==> flow/design.v <==
module S_AXI_LITE#(
		parameter integer S_AXI_LITE_SIZE = 5,
		parameter integer S_AXI_DATA_SIZE = 32 
		)(
		input S_AXI_ACLK,
		input S_AXI_ARESETN,
        input  [ 31 : 0] S_AXI_LITE_ARADDR,
        output S_AXI_LITE_ARREADY,
        input  S_AXI_LITE_ARVALID,
        output S_AXI_LITE_RVALID,
        input  S_AXI_LITE_RREADY,
        output [S_AXI_DATA_SIZE - 1: 0] S_AXI_LITE_RDATA,
        input  [ 31 : 0] S_AXI_LITE_AWADDR,
        output S_AXI_LITE_AWREADY,
        input  S_AXI_LITE_AWVALID,
        input  S_AXI_LITE_WVALID,
        output S_AXI_LITE_WREADY,
        input  [S_AXI_DATA_SIZE - 1: 0] S_AXI_LITE_WDATA,
        output S_AXI_LITE_BVALID,
        input S_AXI_LITE_BREADY
		);
		reg [S_AXI_DATA_SIZE - 1: 0] axi_reg0;
		reg [S_AXI_DATA_SIZE - 1: 0] axi_reg1;
		reg [S_AXI_DATA_SIZE - 1: 0] axi_reg2;
		reg [S_AXI_DATA_SIZE - 1: 0] axi_reg3;
		reg [S_AXI_DATA_SIZE - 1: 0] axi_reg4;
		reg [S_AXI_DATA_SIZE - 1: 0] axi_reg5;
        reg [ 31 : 0] axi_araddr ;
        reg [ 31 : 0] axi_awaddr ;
        reg [S_AXI_DATA_SIZE - 1: 0] axi_wdata;
        reg [S_AXI_DATA_SIZE - 1: 0] axi_rdata;
        reg awready;
        reg wready;
        reg awlatch;
        reg bvalid;
        reg axi_wen;
        reg axi_wack;
        reg arready;
        reg rvalid;
        reg axi_rvalid;
        assign S_AXI_LITE_AWREADY = awready;
        assign S_AXI_LITE_WREADY  = wready;
        assign S_AXI_LITE_BVALID = bvalid;
        assign S_AXI_LITE_ARREADY = arready;
        assign S_AXI_LITE_RVALID = axi_rvalid;
        assign S_AXI_LITE_RDATA = axi_rdata;
        always@(posedge S_AXI_ACLK)
          if(S_AXI_ARESETN == 'b0)
            bvalid <= 0;
          else if(S_AXI_LITE_BREADY && ~bvalid)
            bvalid <= 'b1;
          else
            bvalid <= 'b0;
        always@(posedge S_AXI_ACLK)
          if(S_AXI_ARESETN == 'b0)
            awready <= 'b0;
          else if(S_AXI_LITE_AWVALID && S_AXI_LITE_WVALID && ~awready)
            awready <= 'b1;
          else if(wready)
            awready <= 'b0;
          else
            awready <= awready;
        always@(posedge S_AXI_ACLK)
            if(S_AXI_ARESETN == 'b0)
                axi_awaddr <= 0;
            else if (awready)
                axi_awaddr <= S_AXI_LITE_AWADDR;
            else
                axi_awaddr <= axi_awaddr;
        always@(posedge S_AXI_ACLK)
          if(S_AXI_ARESETN == 'b0)
            wready <= 0;
          else if(S_AXI_LITE_WVALID && ~wready && awready)
            wready <= 'b1;
          else
            wready <= 'b0;
        always@(posedge S_AXI_ACLK)
          if(S_AXI_ARESETN == 'b0) begin
            axi_wdata <= 0;
            axi_wen <= 0;
          end else if(awready && wready) begin
            axi_wdata <= S_AXI_LITE_WDATA;
            axi_wen <= 'b1;
          end else if(axi_wen)
            axi_wen <= 'b0;
          else begin
            axi_wdata <= axi_wdata;
            axi_wen <= axi_wen;
          end
        always@(posedge S_AXI_ACLK)
          if(S_AXI_ARESETN == 'b0)begin
		    axi_reg0 <= 0;
		    axi_reg1 <= 0;
		    axi_reg2 <= 0;
		    axi_reg3 <= 0;
		    axi_reg4 <= 0;
		    axi_reg5 <= 0;
		  end else if (axi_awaddr[ S_AXI_LITE_SIZE - 1 :0] == 5'd0)begin
            if(axi_wen) begin
             axi_reg0<= axi_wdata;
             axi_wack <= 'b1;
            end else begin
             axi_reg0<= axi_reg0;
             axi_wack <= 'b0;
            end
		  end else if (axi_awaddr[ S_AXI_LITE_SIZE - 1 :0] == 5'd4)begin
            if(axi_wen) begin
             axi_reg1<= axi_wdata;
             axi_wack <= 'b1;
            end else begin
             axi_reg1<= axi_reg1;
             axi_wack <= 'b0;
            end
		  end else if (axi_awaddr[ S_AXI_LITE_SIZE - 1 :0] == 5'd8)begin
            if(axi_wen) begin
             axi_reg2<= axi_wdata;
             axi_wack <= 'b1;
            end else begin
             axi_reg2<= axi_reg2;
             axi_wack <= 'b0;
            end
		  end else if (axi_awaddr[ S_AXI_LITE_SIZE - 1 :0] == 5'd12)begin
            if(axi_wen) begin
             axi_reg3<= axi_wdata;
             axi_wack <= 'b1;
            end else begin
             axi_reg3<= axi_reg3;
             axi_wack <= 'b0;
            end
		  end else if (axi_awaddr[ S_AXI_LITE_SIZE - 1 :0] == 5'd16)begin
            if(axi_wen) begin
             axi_reg4<= axi_wdata;
             axi_wack <= 'b1;
            end else begin
             axi_reg4<= axi_reg4;
             axi_wack <= 'b0;
            end
		  end else if (axi_awaddr[ S_AXI_LITE_SIZE - 1 :0] == 5'd20)begin
            if(axi_wen) begin
             axi_reg5<= axi_wdata;
             axi_wack <= 'b1;
            end else begin
             axi_reg5<= axi_reg5;
             axi_wack <= 'b0;
            end
		  end
        always@(posedge  S_AXI_ACLK)
          if(S_AXI_ARESETN == 'b0)
            arready <= 'b0;
          else if(S_AXI_LITE_ARVALID && ~arready)
            arready <= 'b1;
          else
            arready <= 'b0;
        always@(posedge S_AXI_ACLK)
          if(S_AXI_ARESETN == 'b0)
            axi_araddr <= 0;
          else if(arready)
            axi_araddr <= S_AXI_LITE_ARADDR;
          else
            axi_araddr <= axi_araddr;
        always@(posedge  S_AXI_ACLK)
          if(S_AXI_ARESETN == 'b0)
            rvalid <= 'b0;
          else if(arready && S_AXI_LITE_RREADY && ~rvalid)
            rvalid <= 'b1;
          else
            rvalid <= 'b0;
        always@(posedge S_AXI_ACLK)
          if(S_AXI_ARESETN == 'b0)begin
            axi_rvalid <= 'b0;
            axi_rdata <= 'b0;
		  end else if(axi_araddr[ S_AXI_LITE_SIZE - 1 :0] == 5'd0)begin
            if(rvalid)begin
              axi_rdata <= axi_reg0;
              axi_rvalid <= 'b1;
            end else begin
              axi_rvalid <= 'b0;
              axi_rdata <= axi_rdata;
            end
		  end else if(axi_araddr[ S_AXI_LITE_SIZE - 1 :0] == 5'd4)begin
            if(rvalid)begin
              axi_rdata <= axi_reg1;
              axi_rvalid <= 'b1;
            end else begin
              axi_rvalid <= 'b0;
              axi_rdata <= axi_rdata;
            end
		  end else if(axi_araddr[ S_AXI_LITE_SIZE - 1 :0] == 5'd8)begin
            if(rvalid)begin
              axi_rdata <= axi_reg2;
              axi_rvalid <= 'b1;
            end else begin
              axi_rvalid <= 'b0;
              axi_rdata <= axi_rdata;
            end
		  end else if(axi_araddr[ S_AXI_LITE_SIZE - 1 :0] == 5'd12)begin
            if(rvalid)begin
              axi_rdata <= axi_reg3;
              axi_rvalid <= 'b1;
            end else begin
              axi_rvalid <= 'b0;
              axi_rdata <= axi_rdata;
            end
		  end else if(axi_araddr[ S_AXI_LITE_SIZE - 1 :0] == 5'd16)begin
            if(rvalid)begin
              axi_rdata <= axi_reg4;
              axi_rvalid <= 'b1;
            end else begin
              axi_rvalid <= 'b0;
              axi_rdata <= axi_rdata;
            end
		  end else if(axi_araddr[ S_AXI_LITE_SIZE - 1 :0] == 5'd20)begin
            if(rvalid)begin
              axi_rdata <= axi_reg5;
              axi_rvalid <= 'b1;
            end else begin
              axi_rvalid <= 'b0;
              axi_rdata <= axi_rdata;
            end
			end else begin
              axi_rvalid <= 'b0;
              axi_rdata <= axi_rdata;
            end
endmodule
Reports on S_AXI_LITE
What the tools print for S_AXI_LITE, step after step.
Line numbers count from 1 in the design file above.
Operators carry their Yosys type and port widths (W data, S select, Z words).
Not given: --

set-up
  top = S_AXI_LITE
  clock port = S_AXI_ACLK
  library = sky130hd
  timing corner = tt_025C_1v80

Elaborated design
Yosys after proc, flatten, opt, wreduce and memory -nomap, before mapping. Memory bits, and registers merged into a memory's read port (data or address), are not among the register bits. Print and check cells are not counted. Equal cells are merged and count once.

bit counts
  register bits after elaboration = 273
  input port bits = 103
  output and inout port bits = 37
  word-level cells = 89

operators by class
  equality and inequality tests = 16
  mux-type cells = 26
  bitwise logic cells = 10
  reduce/logical cells = 20

operator list
  operator              count
  $mux W32              12
  $eq A5 B4 Y1 const B  4
  $eq A5 B5 Y1 const B  4
  $reduce_and A7 Y1     2
  $mux W1               14
  $ne A2 B2 Y1 const B  6
  $not A1 Y1            10
  $eq A5 B3 Y1 const B  2
  $logic_not A5 Y1      2
  $logic_and A1 B1 Y1   9
  $reduce_and A6 Y1     1
  $reduce_bool A6 Y1    1
  $reduce_and A5 Y1     1
  $reduce_and A4 Y1     1
  $reduce_and A3 Y1     1
  $reduce_and A2 Y1     1
  $reduce_bool A2 Y1    1

Depth
Yosys ltp: most cells in a row. Word level: on the elaborated netlist, between registers, memories and ports. Mapped: between sequential cells and ports; inverters and the memories' decode and read muxes count.

depth
  word-level depth = 7
  ABC_AREA = 0
  mapped depth = 7
  mapped depth without buffers = 4

After synthesis
Source: synth_stat.txt of the flow (Yosys; design flattened, memories mapped). It holds for the ABC_AREA given above (unset counts as 0); a run with the other value may have another netlist.

cells by type
  cell                       count  total area (µm²)
  sky130_fd_sc_hd__dfxtp_1   273    5.47E+03
  sky130_fd_sc_hd__nand2_1   389    1460.15
  sky130_fd_sc_hd__a21oi_1   226    1.13E+03
  sky130_fd_sc_hd__mux2i_1   42     420.403
  sky130_fd_sc_hd__clkbuf_1  82     307.795
  sky130_fd_sc_hd__a22o_1    32     280.269
  sky130_fd_sc_hd__o21ai_0   50     250.24
  sky130_fd_sc_hd__a211oi_1  31     232.723
  sky130_fd_sc_hd__o32ai_1   21     183.926
  sky130_fd_sc_hd__buf_2     35     175.168
  sky130_fd_sc_hd__nand3_1   35     175.168
  sky130_fd_sc_hd__nor2_1    46     172.666
  sky130_fd_sc_hd__and3_1    26     162.656
  sky130_fd_sc_hd__a21boi_0  17     127.622
  sky130_fd_sc_hd__o221ai_1  9      78.826
  sky130_fd_sc_hd__o22a_1    9      78.826
  sky130_fd_sc_hd__o211ai_1  10     75.072
  sky130_fd_sc_hd__a21boi_1  5      37.536

Other cell types: 31; their cells: 53.

synthesis totals
  cell count = 1391
  chip area (Yosys) = 11195.7 µm²
  sequential part of the area = 5465.2 µm²
  flip-flop cells = 273
  buffer cells = 130

Path before layout
Source: OpenSTA report_checks on the synthesized netlist (no wires, ideal clock, input and output delay 20% of the period each), path of least setup slack; recovery checks are left aside. Register names are those of the netlist, which keeps one name where synthesis merged equal registers.

path after synthesis
  path kind = input port to flip-flop
  start = input port S_AXI_ARESETN
  end = register axi_wdata[10]
  period = 4.0 ns
  external input delay = 0.800 ns
  setup time = 0.060 ns
  launch time at the first pin = 0.800 ns
  data arrival time = 1.869 ns
  data required time = 3.940 ns
  setup slack = 2.072 ns
  path delay = 1.129 ns
  stages = 5
  path buffers = 2
  synthesis period reached = 1.928 ns

"path delay" is the arrival time less input delay plus setup time.
"stages" counts driving pins, that of a launching flip-flop among them; a cell with two outputs on the path counts twice.
"synthesis period reached" = period - worst setup slack (recovery checks aside). The figure is calculated, with input and output delays left at 20% of the set period.
A register here has more assigning lines than the two given.

between the ends, after synthesis
  path through = sky130_fd_sc_hd__clkbuf_1 > sky130_fd_sc_hd__inv_2 > sky130_fd_sc_hd__a21oi_1 > sky130_fd_sc_hd__clkbuf_1 > sky130_fd_sc_hd__a22o_1

ends and longest elaborated chain, after synthesis
  item             RTL line  text
  start, declared  6         input S_AXI_ARESETN,
  end, assigned    79        axi_wdata <= 0;
  end, assigned    87        axi_wdata <= axi_wdata;
  end, declared    30        reg [S_AXI_DATA_SIZE - 1: 0] axi_wdata;

Chain of elaborated cells between the ends: none given.

Timing after layout
From the final timing report of run A: the path of least setup slack in the routed layout; clock arrival at registers is part of the times.

path post-layout
  path kind = flip-flop to flip-flop
  start = register axi_araddr[4]
  end = register axi_rdata[31]
  period = 3.82 ns
  setup time = 0.15 ns
  launch time at the first pin = 0.52 ns
  data arrival time = 2.92 ns
  data required time = 4.18 ns
  setup slack = 1.26 ns
  stages = 6
  path buffers = 1

Between the ends stands the longest chain of elaborated cells between them, by number of cells; it is not shown to be the way that was timed. Of several equally long chains one is given.
A line is the first line of the expression or statement that the cell stems from. Yosys adds cells for indexed reads and writes and turns some case tables into memories.
A register here has more assigning lines than the two given.

between the ends, post-layout
  path through = sky130_fd_sc_hd__dfxtp_1 > sky130_fd_sc_hd__or4_2 > sky130_fd_sc_hd__buf_4 > sky130_fd_sc_hd__or3_1 > sky130_fd_sc_hd__o2111ai_1 > sky130_fd_sc_hd__a31oi_1
  cells in the longest elaborated chain = 7
  elaborated cells between the ends (all ways) = 20
  source lines of those cells = 6
  those cells by class = eq/ne (11); mux (6); reduce/logical (3)

ends and longest elaborated chain, post-layout
  item             RTL line  text
  start, assigned  156       axi_araddr <= 0;
  start, assigned  160       axi_araddr <= axi_araddr;
  $eq A5 B5 Y1     212       end else if(axi_araddr[ S_AXI_LITE_SIZE - 1 :0] == 5'd20)begin
  $mux W32         212
  $mux W32         204       end else if(axi_araddr[ S_AXI_LITE_SIZE - 1 :0] == 5'd16)begin
  $mux W32         196       end else if(axi_araddr[ S_AXI_LITE_SIZE - 1 :0] == 5'd12)begin
  $mux W32         188       end else if(axi_araddr[ S_AXI_LITE_SIZE - 1 :0] == 5'd8)begin
  $mux W32         180       end else if(axi_araddr[ S_AXI_LITE_SIZE - 1 :0] == 5'd4)begin
  $mux W32         172       end else if(axi_araddr[ S_AXI_LITE_SIZE - 1 :0] == 5'd0)begin
  end, assigned    174       axi_rdata <= axi_reg0;
  end, assigned    178       axi_rdata <= axi_rdata;
  end, declared    31        reg [S_AXI_DATA_SIZE - 1: 0] axi_rdata;

FLOW RESULTS
============

Measured data: module S_AXI_LITE, platform sky130hd, 6 stored runs of the flow under differing settings, order arbitrary. Input and output delays are each 20% of the period that was set; the output load is 0.01 pF.
By "achieved clock period (ns)" is meant the clock period of the run minus its worst setup slack. This is arithmetic on one report: input and output delays are still those of the set period (20% each).
By "worst setup path time (ns)" is meant the share of the clock period that the worst setup path is allowed (20% is reserved at inputs, 20% at outputs), minus its slack. Clock arrival times at its registers enter into it.
"finish__power__total": no workload was simulated; the value follows from the tool's default switching activity.

settings of run A
{
  "CAP_MARGIN": 5,
  "CELL_PAD_IN_SITES_GLOBAL_PLACEMENT": 1,
  "CORE_MARGIN": 4,
  "CORE_UTILIZATION": 16,
  "CTS_CLUSTER_DIAMETER": 257,
  "CTS_CLUSTER_SIZE": 18,
  "GPL_TIMING_DRIVEN": 1,
  "MAX_ROUTING_LAYER": "met4",
  "MIN_ROUTING_LAYER": "met2",
  "PLACE_DENSITY": 0.8,
  "SETUP_SLACK_MARGIN": 0.5,
  "TNS_END_PERCENT": 5,
  "period_ns": 3.82,
  "SLEW_MARGIN": 20
}
report of run A
yosys chip area after synthesis (um^2): 11195.7
finish__design__die__area: 74269.9
finish__design__instance__area__stdcell: 13389.1
finish__design__instance__utilization: 0.1942
finish__timing__setup__ws: 1.264
finish__timing__setup__tns: 0.000
finish__timing__hold__ws: 0.423
finish__power__total: 5.238e-03
achieved clock period (ns): 2.556
worst setup path time (ns): 2.56
worst setup path kind: flip-flop to flip-flop

settings of run B
{
  "CELL_PAD_IN_SITES_GLOBAL_PLACEMENT": 1,
  "TNS_END_PERCENT": 5,
  "period_ns": 4.0,
  "CAP_MARGIN": 20,
  "CORE_MARGIN": 2,
  "CORE_UTILIZATION": 40,
  "SLEW_MARGIN": 20
}
report of run B
yosys chip area after synthesis (um^2): 11195.7
finish__design__die__area: 29343.7
finish__design__instance__area__stdcell: 13305.3
finish__design__instance__utilization: 0.4802
finish__timing__setup__ws: 1.349
finish__timing__setup__tns: 0.000
finish__timing__hold__ws: 0.416
finish__power__total: 5.992e-03
achieved clock period (ns): 2.651
worst setup path time (ns): 2.65
worst setup path kind: flip-flop to flip-flop

settings of run C
{
  "CAP_MARGIN": 35,
  "CORE_UTILIZATION": 43,
  "CTS_CLUSTER_SIZE": 75,
  "GPL_ROUTABILITY_DRIVEN": 0,
  "GPL_TIMING_DRIVEN": 1,
  "HOLD_SLACK_MARGIN": -0.07,
  "SLEW_MARGIN": 5,
  "period_ns": 3.22,
  "CORE_MARGIN": 2
}
report of run C
yosys chip area after synthesis (um^2): 11195.7
finish__design__die__area: 27343.9
finish__design__instance__area__stdcell: 13176.4
finish__design__instance__utilization: 0.5100
finish__timing__setup__ws: 0.778
finish__timing__setup__tns: 0.000
finish__timing__hold__ws: 0.420
finish__power__total: 7.154e-03
achieved clock period (ns): 2.442
worst setup path time (ns): 1.80
worst setup path kind: flip-flop to output port

settings of run D
{
  "CELL_PAD_IN_SITES_GLOBAL_PLACEMENT": 3,
  "CORE_UTILIZATION": 40,
  "CTS_CLUSTER_DIAMETER": 398,
  "HOLD_SLACK_MARGIN": 0.03,
  "period_ns": 4.0,
  "CAP_MARGIN": 20,
  "CORE_MARGIN": 2,
  "SLEW_MARGIN": 20
}
report of run D
yosys chip area after synthesis (um^2): 11195.7
finish__design__die__area: 29343.7
finish__design__instance__area__stdcell: 13324.0
finish__design__instance__utilization: 0.4809
finish__timing__setup__ws: 1.304
finish__timing__setup__tns: 0.000
finish__timing__hold__ws: 0.423
finish__power__total: 6.051e-03
achieved clock period (ns): 2.696
worst setup path time (ns): 2.70
worst setup path kind: flip-flop to flip-flop

settings of run E
{
  "CORE_UTILIZATION": 40,
  "period_ns": 4.0,
  "CAP_MARGIN": 20,
  "CORE_MARGIN": 2,
  "SLEW_MARGIN": 20
}
report of run E
yosys chip area after synthesis (um^2): 11195.7
finish__design__die__area: 29343.7
finish__design__instance__area__stdcell: 13167.6
finish__design__instance__utilization: 0.4753
finish__timing__setup__ws: 1.404
finish__timing__setup__tns: 0.000
finish__timing__hold__ws: 0.420
finish__power__total: 5.863e-03
achieved clock period (ns): 2.596
worst setup path time (ns): 1.80
worst setup path kind: flip-flop to output port

settings of run F
{
  "ABC_AREA": 0,
  "CAP_MARGIN": 35,
  "CELL_PAD_IN_SITES_DETAIL_PLACEMENT": 1,
  "CELL_PAD_IN_SITES_GLOBAL_PLACEMENT": 2,
  "CTS_CLUSTER_DIAMETER": 354,
  "GPL_TIMING_DRIVEN": 0,
  "SETUP_SLACK_MARGIN": 0.67,
  "TNS_END_PERCENT": 25,
  "period_ns": 4.0,
  "CORE_MARGIN": 2,
  "CORE_UTILIZATION": 40,
  "SLEW_MARGIN": 20
}
report of run F
yosys chip area after synthesis (um^2): 11195.7
finish__design__die__area: 29343.7
finish__design__instance__area__stdcell: 13559.3
finish__design__instance__utilization: 0.4894
finish__timing__setup__ws: 1.442
finish__timing__setup__tns: 0.000
finish__timing__hold__ws: 0.416
finish__power__total: 6.079e-03
achieved clock period (ns): 2.558
worst setup path time (ns): 2.56
worst setup path kind: flip-flop to flip-flop
